==> flow/design.v <==
module datapath(input clk, reset, weCU, buffIRCU, buffAHCU,
                input buffALCU, buffRCU, srcbmuxCU, adrmuxCU,
			       input [1:0] acmuxCU, pcmuxCU,
			       input [2:0] aluopCU,
			       input [7:0] memdata,
			       output [15:0] address,
			       output [7:0] writedata, instrCU,
			       output zeroCU);
wire [7:0]  adrHout, buffIRout, buffAHout, buffALout, srcbmuxout;
wire [7:0]  acout, acmuxout, rout, buffRout, aluout;
wire [15:0] pcout, pcaddout, mdaout, pcmuxout, adrmuxout;
flopr #(8) IR(clk, reset, buffIRout, instrCU);
flopr #(8) adrH(clk, reset, buffAHout, adrHout);
buff buffIR(clk, reset, memdata, buffIRCU, buffIRout);
buff buffadrH(clk, reset, memdata, buffAHCU, buffAHout);
buff buffadrL(clk, reset, memdata, buffALCU, buffALout);
mux3 #(8) acmux(aluout, memdata, rout, acmuxCU, acmuxout);
flopr #(8) AC(clk, reset, acmuxout, acout);
flopr #(8) R(clk, reset, buffRout, rout);
buff buffR(clk, reset, acout, buffRCU, buffRout);
mux2 #(8) srcbmux(rout, 8'b00000001, srcbmuxCU, srcbmuxout);
alu alu(acout, srcbmuxout, aluopCU, aluout, zeroCU);
flopr #(16) PC(clk, reset, pcmuxout, pcout);
mux3 #(16) pcmux(pcout, pcaddout, {adrHout, buffALout}, pcmuxCU, pcmuxout);
adder pcadder(pcout, 16'b000000000000001, pcaddout);
flopr #(16) MDA(clk, reset, {adrHout, buffALout}, mdaout);
mux2 #(16) addressmux(pcout, mdaout, adrmuxCU, adrmuxout);
assign address = adrmuxout;
assign writedata = aluout;
endmodule
module mux2 # (parameter WIDTH = 8)
(input  [WIDTH-1:0] a0, a1,
 input s,
 output [WIDTH-1:0] y);
  assign y = s ? a1 : a0;
endmodule
module mux3 # (parameter WIDTH = 8)
(input  [WIDTH-1:0] a0, a1, a2,
 input  [1:0] s,
 output [WIDTH-1:0] y);
  assign y = s[1] ? a2 : (s[0] ? a1 : a0); 
endmodule
module flopr # (parameter WIDTH = 8)
(input clk, reset,
 input [WIDTH-1:0] d,
 output reg [WIDTH-1:0] q);
 always @ (posedge clk, posedge reset)
   if (reset) q <= 0;
   else q <= d;
endmodule
module buff(input clk, reset, input[7:0] a, input s, output [7:0] y);
  reg [7:0] q;
  assign y = (s == 1) ? a : q;
  always @ (posedge clk, posedge reset)
    if (reset) q <= 0;
    else q <= y;
endmodule
module adder(input [15:0] a, b, output [15:0] y);
assign y = a + b;
endmodule
module alu (a, b, sel, out, zero);
    input [7:0] a,b;
    input [2:0] sel; 
    output reg [7:0] out;
    output reg zero;
    always @ (*) 
    begin 
        case(sel) 
		      3'b000:   
	begin
		out = a; 
		if (out == 0) zero = 1;  
		else zero = 0; 
          end
            3'b001:   
	begin
		out = a+b;  
		if (out == 0)
		 zero = 1;  
		else
		zero = 0;
          end     
            3'b010:   
	begin
		out = a-b;  
		if (out == 0) zero = 1;  
		else zero = 0;
          end 
            3'b011:   
	begin
		out = 0; 
		zero = 1;
          end
			   3'b100:   
	begin
		out = a & b; 
		if (out == 0)
		 zero = 1;  
		else
		zero = 0;
          end
		     3'b101:   
	begin
		out = a | b; 
		if (out == 0) zero = 1;  
		else zero = 0; 
          end
			  3'b110:   
	begin
		out = a ^ b; 
		if (out == 0) zero = 1;  
		else zero = 0; 
          end		 
			  3'b111:   
	begin
		out = ~a; 
		if (out == 0) zero = 1;  
		else zero = 0; 
          end
        endcase
    end
endmodule
module controller(input clk, reset, zflag, 
                  input [7:0] opcode, 
						output buffIR, buffAH, buffAL, buffR, srcbmux, adrmux, we,
			         output [1:0] pcmux, acmux, 
						output [2:0] aluop);
  maindec md(clk, reset, zflag, opcode, buffAL, buffR, buffIR, buffAH, srcbmux, adrmux, we, pcmux, acmux, aluop);
endmodule
module maindec(input clk, reset, zflag, 
               input [7:0] opcode, 
					output buffAL, buffR, buffIR, buffAH, srcbmux, adrmux, we,
			      output [1:0] pcmux, acmux,
					output [2:0] aluop);
  reg [13:0] controls;
  reg [3:0] state, nextstate;
  assign {buffAL, buffAH, buffIR, acmux, buffR, srcbmux, aluop, pcmux, adrmux, we} = controls;
  parameter fetch = 4'b0000;
  parameter decode = 4'b0001;
  parameter getah = 4'b0010;
  parameter getal = 4'b0011;
  parameter loaddata = 4'b0100;
  parameter storedata = 4'b0101;
  parameter jumpinstr = 4'b0110;
  parameter alu = 4'b0111;
  parameter r_to_ac = 4'b1000;
  parameter ac_to_r = 4'b1001;
  parameter ahfetch = 4'b1010;
  parameter pcinc = 4'b1011;
  parameter NOP = 8'h00;
  parameter LDAC = 8'h01;
  parameter STAC = 8'h02;
  parameter MVAC = 8'h03;
  parameter MOVR = 8'h04;
  parameter JUMP = 8'h05;
  parameter JMPZ = 8'h06;
  parameter JPNZ = 8'h07;
  parameter ADD = 8'h08;
  parameter SUB = 8'h09;
  parameter INAC = 8'h0A;
  parameter CLAC = 8'h0B;
  parameter AND = 8'h0C;
  parameter OR = 8'h0D;
  parameter XOR = 8'h0E;
  parameter NOT = 8'h0F;
  always @(posedge clk, posedge reset)
    if (reset)  state <= fetch;
	 else        state <= nextstate;
  always @(*)
  begin  
    case(state)
	   fetch: nextstate <= decode;
		decode: case(opcode)
		          NOP: nextstate <= pcinc;
					 LDAC: nextstate <= ahfetch;
					 STAC: nextstate <= ahfetch;
					 MVAC: nextstate <= ac_to_r;
					 MOVR: nextstate <= r_to_ac;
					 JUMP: nextstate <= ahfetch;
					 JMPZ: nextstate <= ahfetch;
					 JPNZ: nextstate <= ahfetch;
					 default: nextstate <= alu;
				 endcase
		 getah: nextstate <= getal;
		 getal: if (opcode == STAC)      nextstate <= storedata;
		        else if (opcode == LDAC) nextstate <= loaddata;
				  else if ((opcode == JMPZ) & ~zflag) nextstate <= pcinc;
				  else if ((opcode == JPNZ) & zflag)  nextstate <= pcinc;
				  else                     nextstate <= jumpinstr;
		 jumpinstr: nextstate <= fetch;
		 storedata: nextstate <= fetch;
		 loaddata: nextstate <= fetch;
		 ac_to_r: nextstate <= fetch;
		 r_to_ac: nextstate <= fetch;
		 alu: nextstate <= fetch;
		 ahfetch: nextstate <= getah;
		 pcinc: nextstate <= fetch;
		 default: nextstate <= fetch;
	 endcase
  end
  always @(*)
  begin
    case(state)
	   fetch: controls <= 14'b00100000000000;
		decode: controls <= 14'b00000000000000;
		getah: controls <= 14'b01000000000100;
		getal: controls <= 14'b10000000000000;
		storedata: controls <= 14'b00000000000111;
		loaddata: controls <=  14'b00001000000110;
		ac_to_r: controls <= 14'b00000100000100;
		r_to_ac: controls <= 14'b00010000000100;
		jumpinstr: controls <= 14'b00000000001010;
		ahfetch: controls <= 14'b00000000000100;
		pcinc: controls <= 14'b00000000000100;
		alu:
		begin
		  case(opcode)
		    ADD: controls <= 14'b00000000010100;
			 SUB: controls <= 14'b00000000100100;
			 INAC: controls <= 14'b00000010010100;
			 CLAC: controls <= 14'b00000000110100;
			 AND: controls <= 14'b00000001000100;
			 OR: controls <= 14'b00000001010100;
			 XOR: controls <= 14'b00000001100100;
			 NOT: controls <= 14'b00000001110100;
			 default: controls <= 14'b00000000000000;
		  endcase
		end
		default: controls <= 14'b00000000000000;
    endcase
  end
endmodule
module smm(input clk, reset,
           input [7:0] readdata,
           output we, 
			  output [15:0] address,
			  output [7:0] writedata);
wire buffR, buffIR, buffAH, mdamux, buffAL, adrmux, srcbmux;
wire [1:0] pcmux, acmux;
wire [2:0] aluop;
wire [15:0] addr;
wire [7:0] wdata, instr;
wire zero;
datapath dp(clk, reset, we, buffIR, buffAH, buffAL, buffR, srcbmux, adrmux, acmux, pcmux, aluop, readdata, addr, wdata, instr, zero);
controller cu(clk, reset, zero, instr, buffIR, buffAH, buffAL, buffR, srcbmux, adrmux, we, pcmux, acmux, aluop);
assign writedata = wdata;
assign address = addr;
endmodule
From RTL to reports: smm
The steps from the RTL of smm to its reports follow in flow order.
Lines are those of the file above, counted from 1.
Operators carry their Yosys type and port widths (W data, S select, Z words).
Cell names lack the library's common part.
{"block": "design", "top": "smm", "clk_port": "clk", "lib": "sky130hd", "lib_corner": "tt_025C_1v80"}

After elaboration
Yosys after proc, flatten, opt, wreduce and memory -nomap, before mapping. Memory bits, and registers merged into a memory's read port (data or address), are not among the register bits. Print and check cells are not counted. Equal cells are merged and count once.
Memory sizes are those after Yosys's memory passes, which may raise the word count (mostly to a power of two), join words into wider ones and drop unused or constant bits.
{"block": "word_totals", "ff_bits": 76, "mem_bits_ro": 96, "memories": 2, "wordCells": 79}
{"block": "classes", "addsub": 3, "eq_ne": 22, "muxes": 24, "n_logic": 7, "n_reduce_logical": 13}
{"block": "mem_list", "memory": "(no name shown)", "size": 16, "width": 5, "rd": 1, "write_ports": 0, "line_no": 217, "rtl": "case(opcode)"}
{"block": "mem_list", "memory": "(no name shown)", "size": 8, "width": 2, "rd": 1, "write_ports": 0, "line_no": 173, "rtl": "decode: case(opcode)"}
{"block": "ops", "op": "$pmux W14 S10", "count": 1}
{"block": "ops", "op": "$pmux W8 S8", "count": 1}
{"block": "ops", "op": "$logic_not A8 Y1", "count": 7}
{"block": "ops", "op": "$mux W16", "count": 3}
{"block": "ops", "op": "$mux W8", "count": 4}
{"block": "ops", "op": "$pmux W4 S5", "count": 1}
{"block": "ops", "op": "$mux W4", "count": 5}
{"block": "ops", "op": "$add A16 B1 Y16 const B", "count": 1}
{"block": "ops", "op": "$eq A4 B3 Y1 const B", "count": 4}
{"block": "ops", "op": "$eq A4 B4 Y1 const B", "count": 4}
{"block": "ops", "op": "$eq A8 B3 Y1 const B", "count": 2}
{"block": "ops", "op": "$mux W14", "count": 1}
{"block": "ops", "op": "$eq A3 B3 Y1 const B", "count": 4}
{"block": "ops", "op": "$eq A4 B2 Y1 const B", "count": 2}
{"block": "ops", "op": "$logic_not A4 Y1", "count": 2}
{"block": "ops", "op": "$eq A8 B1 Y1 const B", "count": 1}
{"block": "ops", "op": "$eq A8 B2 Y1 const B", "count": 1}
{"block": "ops", "op": "$add A8 B8 Y8", "count": 1}
{"block": "ops", "op": "$sub A8 B8 Y8", "count": 1}
{"block": "ops", "op": "$and A8 B8 Y8", "count": 1}
{"block": "ops", "op": "$or A8 B8 Y8", "count": 1}
{"block": "ops", "op": "$xor A8 B8 Y8", "count": 1}
{"block": "ops", "op": "$not A8 Y8", "count": 1}
{"block": "ops", "op": "$pmux W1 S8", "count": 1}
{"block": "ops", "op": "$mux W1", "count": 7}
{"block": "ops", "op": "$eq A3 B2 Y1 const B", "count": 2}
{"block": "ops", "op": "$logic_not A5 Y1", "count": 1}
{"block": "ops", "op": "$eq A4 B1 Y1 const B", "count": 1}
Other operator kinds: 6; their cells: 7.

Longest topological paths
Yosys ltp: most cells in a row. Word level: on the elaborated netlist, between registers, memories and ports. Mapped: between sequential cells and ports; inverters and the memories' decode and read muxes count.
{"block": "depth", "depth_word": 14, "abc_area": 0, "depth_mapped": 14, "depth_no_buf": 13}

Mapped cells and area
The flow's flattened synthesis, as Yosys stat reports it; memories are mapped. The netlist is that of the ABC_AREA named above (0 if unset); the other value can give another one.
{"block": "mapped", "cell_count": 523, "area_um2": 4834.6, "ff_cells": 68}
{"block": "types", "cell": "dfrtp_1", "count": 68}
{"block": "types", "cell": "mux2_2", "count": 47}
{"block": "types", "cell": "ha_1", "count": 31}
{"block": "types", "cell": "o21ai_0", "count": 35}
{"block": "types", "cell": "nand2_1", "count": 46}
{"block": "types", "cell": "nor2_1", "count": 33}
{"block": "types", "cell": "inv_1", "count": 31}
{"block": "types", "cell": "mux2i_1", "count": 11}
{"block": "types", "cell": "a21oi_1", "count": 19}
{"block": "types", "cell": "nor3_1", "count": 18}
{"block": "types", "cell": "xnor2_1", "count": 10}
{"block": "types", "cell": "nand4_1", "count": 13}
{"block": "types", "cell": "a221o_1", "count": 7}
{"block": "types", "cell": "clkbuf_1", "count": 18}
{"block": "types", "cell": "nor3b_1", "count": 8}
{"block": "types", "cell": "nor4_1", "count": 8}
{"block": "types", "cell": "nand3_1", "count": 9}
{"block": "types", "cell": "nand2b_1", "count": 7}
Not listed: further types 45, cells in them 104.
By module: a second synthesis without flattening, with its own total; a netlist apart from the flattened one above.
{"block": "unflattened", "cells_unflattened": 610, "hier_area_um2": 6567.5}
Each row is one instance without its submodules.
{"block": "modules", "mod": "alu", "n_inst": 1, "cells": 197, "area_um2": 1495.2, "mod_seq_area_um2": 0.0}
{"block": "modules", "mod": "buff", "n_inst": 4, "cells": 18, "area_um2": 335.3, "mod_seq_area_um2": 200.2}
{"block": "modules", "mod": "flopr (WIDTH=8)", "n_inst": 4, "cells": 9, "area_um2": 203.9, "mod_seq_area_um2": 200.2}
{"block": "modules", "mod": "flopr (WIDTH=16)", "n_inst": 2, "cells": 17, "area_um2": 404.1, "mod_seq_area_um2": 400.4}
{"block": "modules", "mod": "adder", "n_inst": 1, "cells": 98, "area_um2": 724.4, "mod_seq_area_um2": 0.0}
{"block": "modules", "mod": "maindec", "n_inst": 1, "cells": 65, "area_um2": 476.7, "mod_seq_area_um2": 100.1}
{"block": "modules", "mod": "mux3 (WIDTH=16)", "n_inst": 1, "cells": 53, "area_um2": 345.3, "mod_seq_area_um2": 0.0}
{"block": "modules", "mod": "mux2 (WIDTH=16)", "n_inst": 1, "cells": 18, "area_um2": 249.0, "mod_seq_area_um2": 0.0}
{"block": "modules", "mod": "mux3 (WIDTH=8)", "n_inst": 1, "cells": 26, "area_um2": 172.7, "mod_seq_area_um2": 0.0}
{"block": "modules", "mod": "mux2 (WIDTH=8)", "n_inst": 1, "cells": 9, "area_um2": 131.4, "mod_seq_area_um2": 0.0}
{"block": "modules", "mod": "datapath", "n_inst": 1, "cells": 2, "area_um2": 7.5, "mod_seq_area_um2": 0.0}
{"block": "modules", "mod": "controller", "n_inst": 1, "cells": 0, "area_um2": 0.0, "mod_seq_area_um2": 0.0}
{"block": "modules", "mod": "smm", "n_inst": 1, "cells": 0, "area_um2": 0.0, "mod_seq_area_um2": 0.0}

Worst setup path after synthesis
OpenSTA on the mapped netlist: ideal clock, no wires. The path of least setup slack (recovery checks aside). Input and output delay are each 20% of the period. Register names are those of the netlist, which keeps one name where synthesis merged equal registers.
{"block": "synth_path", "path_kind": "reg-to-output", "from": "register (no name shown)", "to": "output port writedata[6]", "tclk_ns": 5.0, "output_delay_ns": 1.000, "t_first_pin_ns": 0.000, "arrival_ns": 3.339, "setup_slack_ns": 0.661, "delay_ns": 3.339, "path_stages": 13, "n_path_buf": 0, "period_less_setup_slack_ns": 4.339}
"delay_ns" is the arrival time less input delay plus setup time.
At an output port there is no setup time.
"path_stages": output pins that drive a net of the path, with the launching flip-flop's if there is one; two outputs of one cell count as two.
"period_less_setup_slack_ns" is the clock period less the worst setup slack; recovery checks do not enter. This is arithmetic on one report: input and output delays are still those of the set period (20% each).
The rows between start and end are the longest chain of elaborated cells between them; the timing report does not say that the signal goes this way. Where chains are equally long, one stands for them.
A line is the first line of the expression or statement that the cell stems from. Yosys adds cells for indexed reads and writes and turns some case tables into memories.
{"block": "synth_between", "cell_sequence": "dfrtp_1 or4_4 nor3_4 nand3b_1 nand2_1 inv_1 fa_1 a211oi_1 o21bai_1 a21oi_1 xnor2_1 o211ai_1 a21boi_0", "elab_chain_len": 6, "cells_between": 18, "cone_lines": 9, "classes_between": "2 x add/sub; 7 x eq/ne; 4 x mux; 3 x logic; 2 x reduce/logical"}
{"block": "synth_lines", "element": "$logic_not A4 Y1", "line_no": 217, "rtl": "case(opcode)"}
{"block": "synth_lines", "element": "$mux W14", "line_no": 217}
{"block": "synth_lines", "element": "$pmux W14 S10", "line_no": 203, "rtl": "case(state)"}
{"block": "synth_lines", "element": "$mux W8", "line_no": 35, "rtl": "assign y = s ? a1 : a0;"}
{"block": "synth_lines", "element": "$sub A8 B8 Y8", "line_no": 85, "rtl": "out = a-b;"}
{"block": "synth_lines", "element": "$pmux W8 S8", "line_no": 68, "rtl": "case(sel)"}
{"block": "synth_lines", "element": "end: declaration", "line_no": 237, "rtl": "output [7:0] writedata);"}

Path in the finished layout
From the final timing report of flow run 1: the path of least setup slack in the routed layout; clock arrival at registers is part of the times.
{"block": "layout_path", "path_kind": "reg-to-output", "from": "register (no name shown)", "to": "output port writedata[7]", "tclk_ns": 2.89, "output_delay_ns": 0.58, "t_first_pin_ns": 0.33, "arrival_ns": 3.51, "setup_slack_ns": -1.19, "path_stages": 16, "n_path_buf": 3}
The rows between start and end are the longest chain of elaborated cells between them; the timing report does not say that the signal goes this way. Where chains are equally long, one stands for them.
{"block": "layout_between", "cell_sequence": "dfrtp_1 or4_4 nor3_4 nand3b_1 buf_6 nand2_1 buf_4 ha_1 nor2b_1 or4_4 nor2_4 or3_4 a21oi_4 o32ai_4 inv_1 buf_2", "elab_chain_len": 6, "cells_between": 18, "cone_lines": 9, "classes_between": "2 x add/sub; 7 x eq/ne; 4 x mux; 3 x logic; 2 x reduce/logical"}
{"block": "layout_lines", "element": "$logic_not A4 Y1", "line_no": 217, "rtl": "case(opcode)"}
{"block": "layout_lines", "element": "$mux W14", "line_no": 217}
{"block": "layout_lines", "element": "$pmux W14 S10", "line_no": 203, "rtl": "case(state)"}
{"block": "layout_lines", "element": "$mux W8", "line_no": 35, "rtl": "assign y = s ? a1 : a0;"}
{"block": "layout_lines", "element": "$sub A8 B8 Y8", "line_no": 85, "rtl": "out = a-b;"}
{"block": "layout_lines", "element": "$pmux W8 S8", "line_no": 68, "rtl": "case(sel)"}
{"block": "layout_lines", "element": "end: declaration", "line_no": 237, "rtl": "output [7:0] writedata);"}

smm through Yosys and OpenROAD on sky130hd: 4 stored runs, unordered, with their settings and measured results. The constraints put input and output delay at 20% of the set period each and load the outputs with 0.01 pF.
By "worstPathTime_ns" is meant the share of the clock period that the worst setup path is allowed (20% is reserved at inputs, 20% at outputs), minus its slack. Clock arrival times at its registers enter into it.
"design_power_w" rests on the timing tool's default activity at the inputs, not on a simulated workload.

{"run": "flow run 1", "settings": { "CORE_UTILIZATION": 40, "PLACE_DENSITY": 0.6, "period_ns": 2.89, "CAP_MARGIN": 20, "CORE_MARGIN": 2, "SLEW_MARGIN": 20 }, "results": { "yosys.chip_area_um2": 4834.6, "setup_tns_ns": -13.838, "post_route_util_frac": 0.62, "worstPathTime_ns": 3.51, "critical_path_kind": "reg-to-output", "worstSetupSlack_ns": -1.193, "design_die_area_um2": 12982.3, "final_cell_area_um2": 7390.8, "design_power_w": 0.009595 }}
{"run": "flow run 2", "settings": { "ABC_AREA": 0, "CAP_MARGIN": 0, "CELL_PAD_IN_SITES_GLOBAL_PLACEMENT": 0, "CORE_ASPECT_RATIO": 0.69, "CORE_MARGIN": 9, "CORE_UTILIZATION": 17, "CTS_CLUSTER_DIAMETER": 393, "GPL_TIMING_DRIVEN": 1, "HOLD_SLACK_MARGIN": 0.21, "PLACE_DENSITY_LB_ADDON": 0.11, "SETUP_SLACK_MARGIN": 0.45, "SLEW_MARGIN": 10, "period_ns": 3.68 }, "results": { "yosys.chip_area_um2": 4834.6, "setup_tns_ns": -2.993, "post_route_util_frac": 0.277, "worstPathTime_ns": 3.46, "critical_path_kind": "reg-to-output", "worstSetupSlack_ns": -0.517, "design_die_area_um2": 34938.1, "final_cell_area_um2": 7614.8, "design_power_w": 0.007695 }}
{"run": "flow run 3", "settings": { "CORE_UTILIZATION": 41, "PLACE_DENSITY": 0.6, "period_ns": 4.93, "CAP_MARGIN": 20, "CORE_MARGIN": 2, "SLEW_MARGIN": 20 }, "results": { "yosys.chip_area_um2": 4834.6, "setup_tns_ns": 0.000, "post_route_util_frac": 0.52, "worstPathTime_ns": 3.84, "critical_path_kind": "reg-to-output", "worstSetupSlack_ns": 0.104, "design_die_area_um2": 12676.5, "final_cell_area_um2": 5962.0, "design_power_w": 0.004409 }}
{"run": "flow run 4", "settings": { "CORE_UTILIZATION": 40, "PLACE_DENSITY": 0.6, "period_ns": 4.93, "CAP_MARGIN": 20, "CORE_MARGIN": 2, "SLEW_MARGIN": 20 }, "results": { "yosys.chip_area_um2": 4834.6, "setup_tns_ns": 0.000, "post_route_util_frac": 0.495, "worstPathTime_ns": 3.84, "critical_path_kind": "reg-to-output", "worstSetupSlack_ns": 0.106, "design_die_area_um2": 12982.3, "final_cell_area_um2": 5899.4, "design_power_w": 0.004348 }}
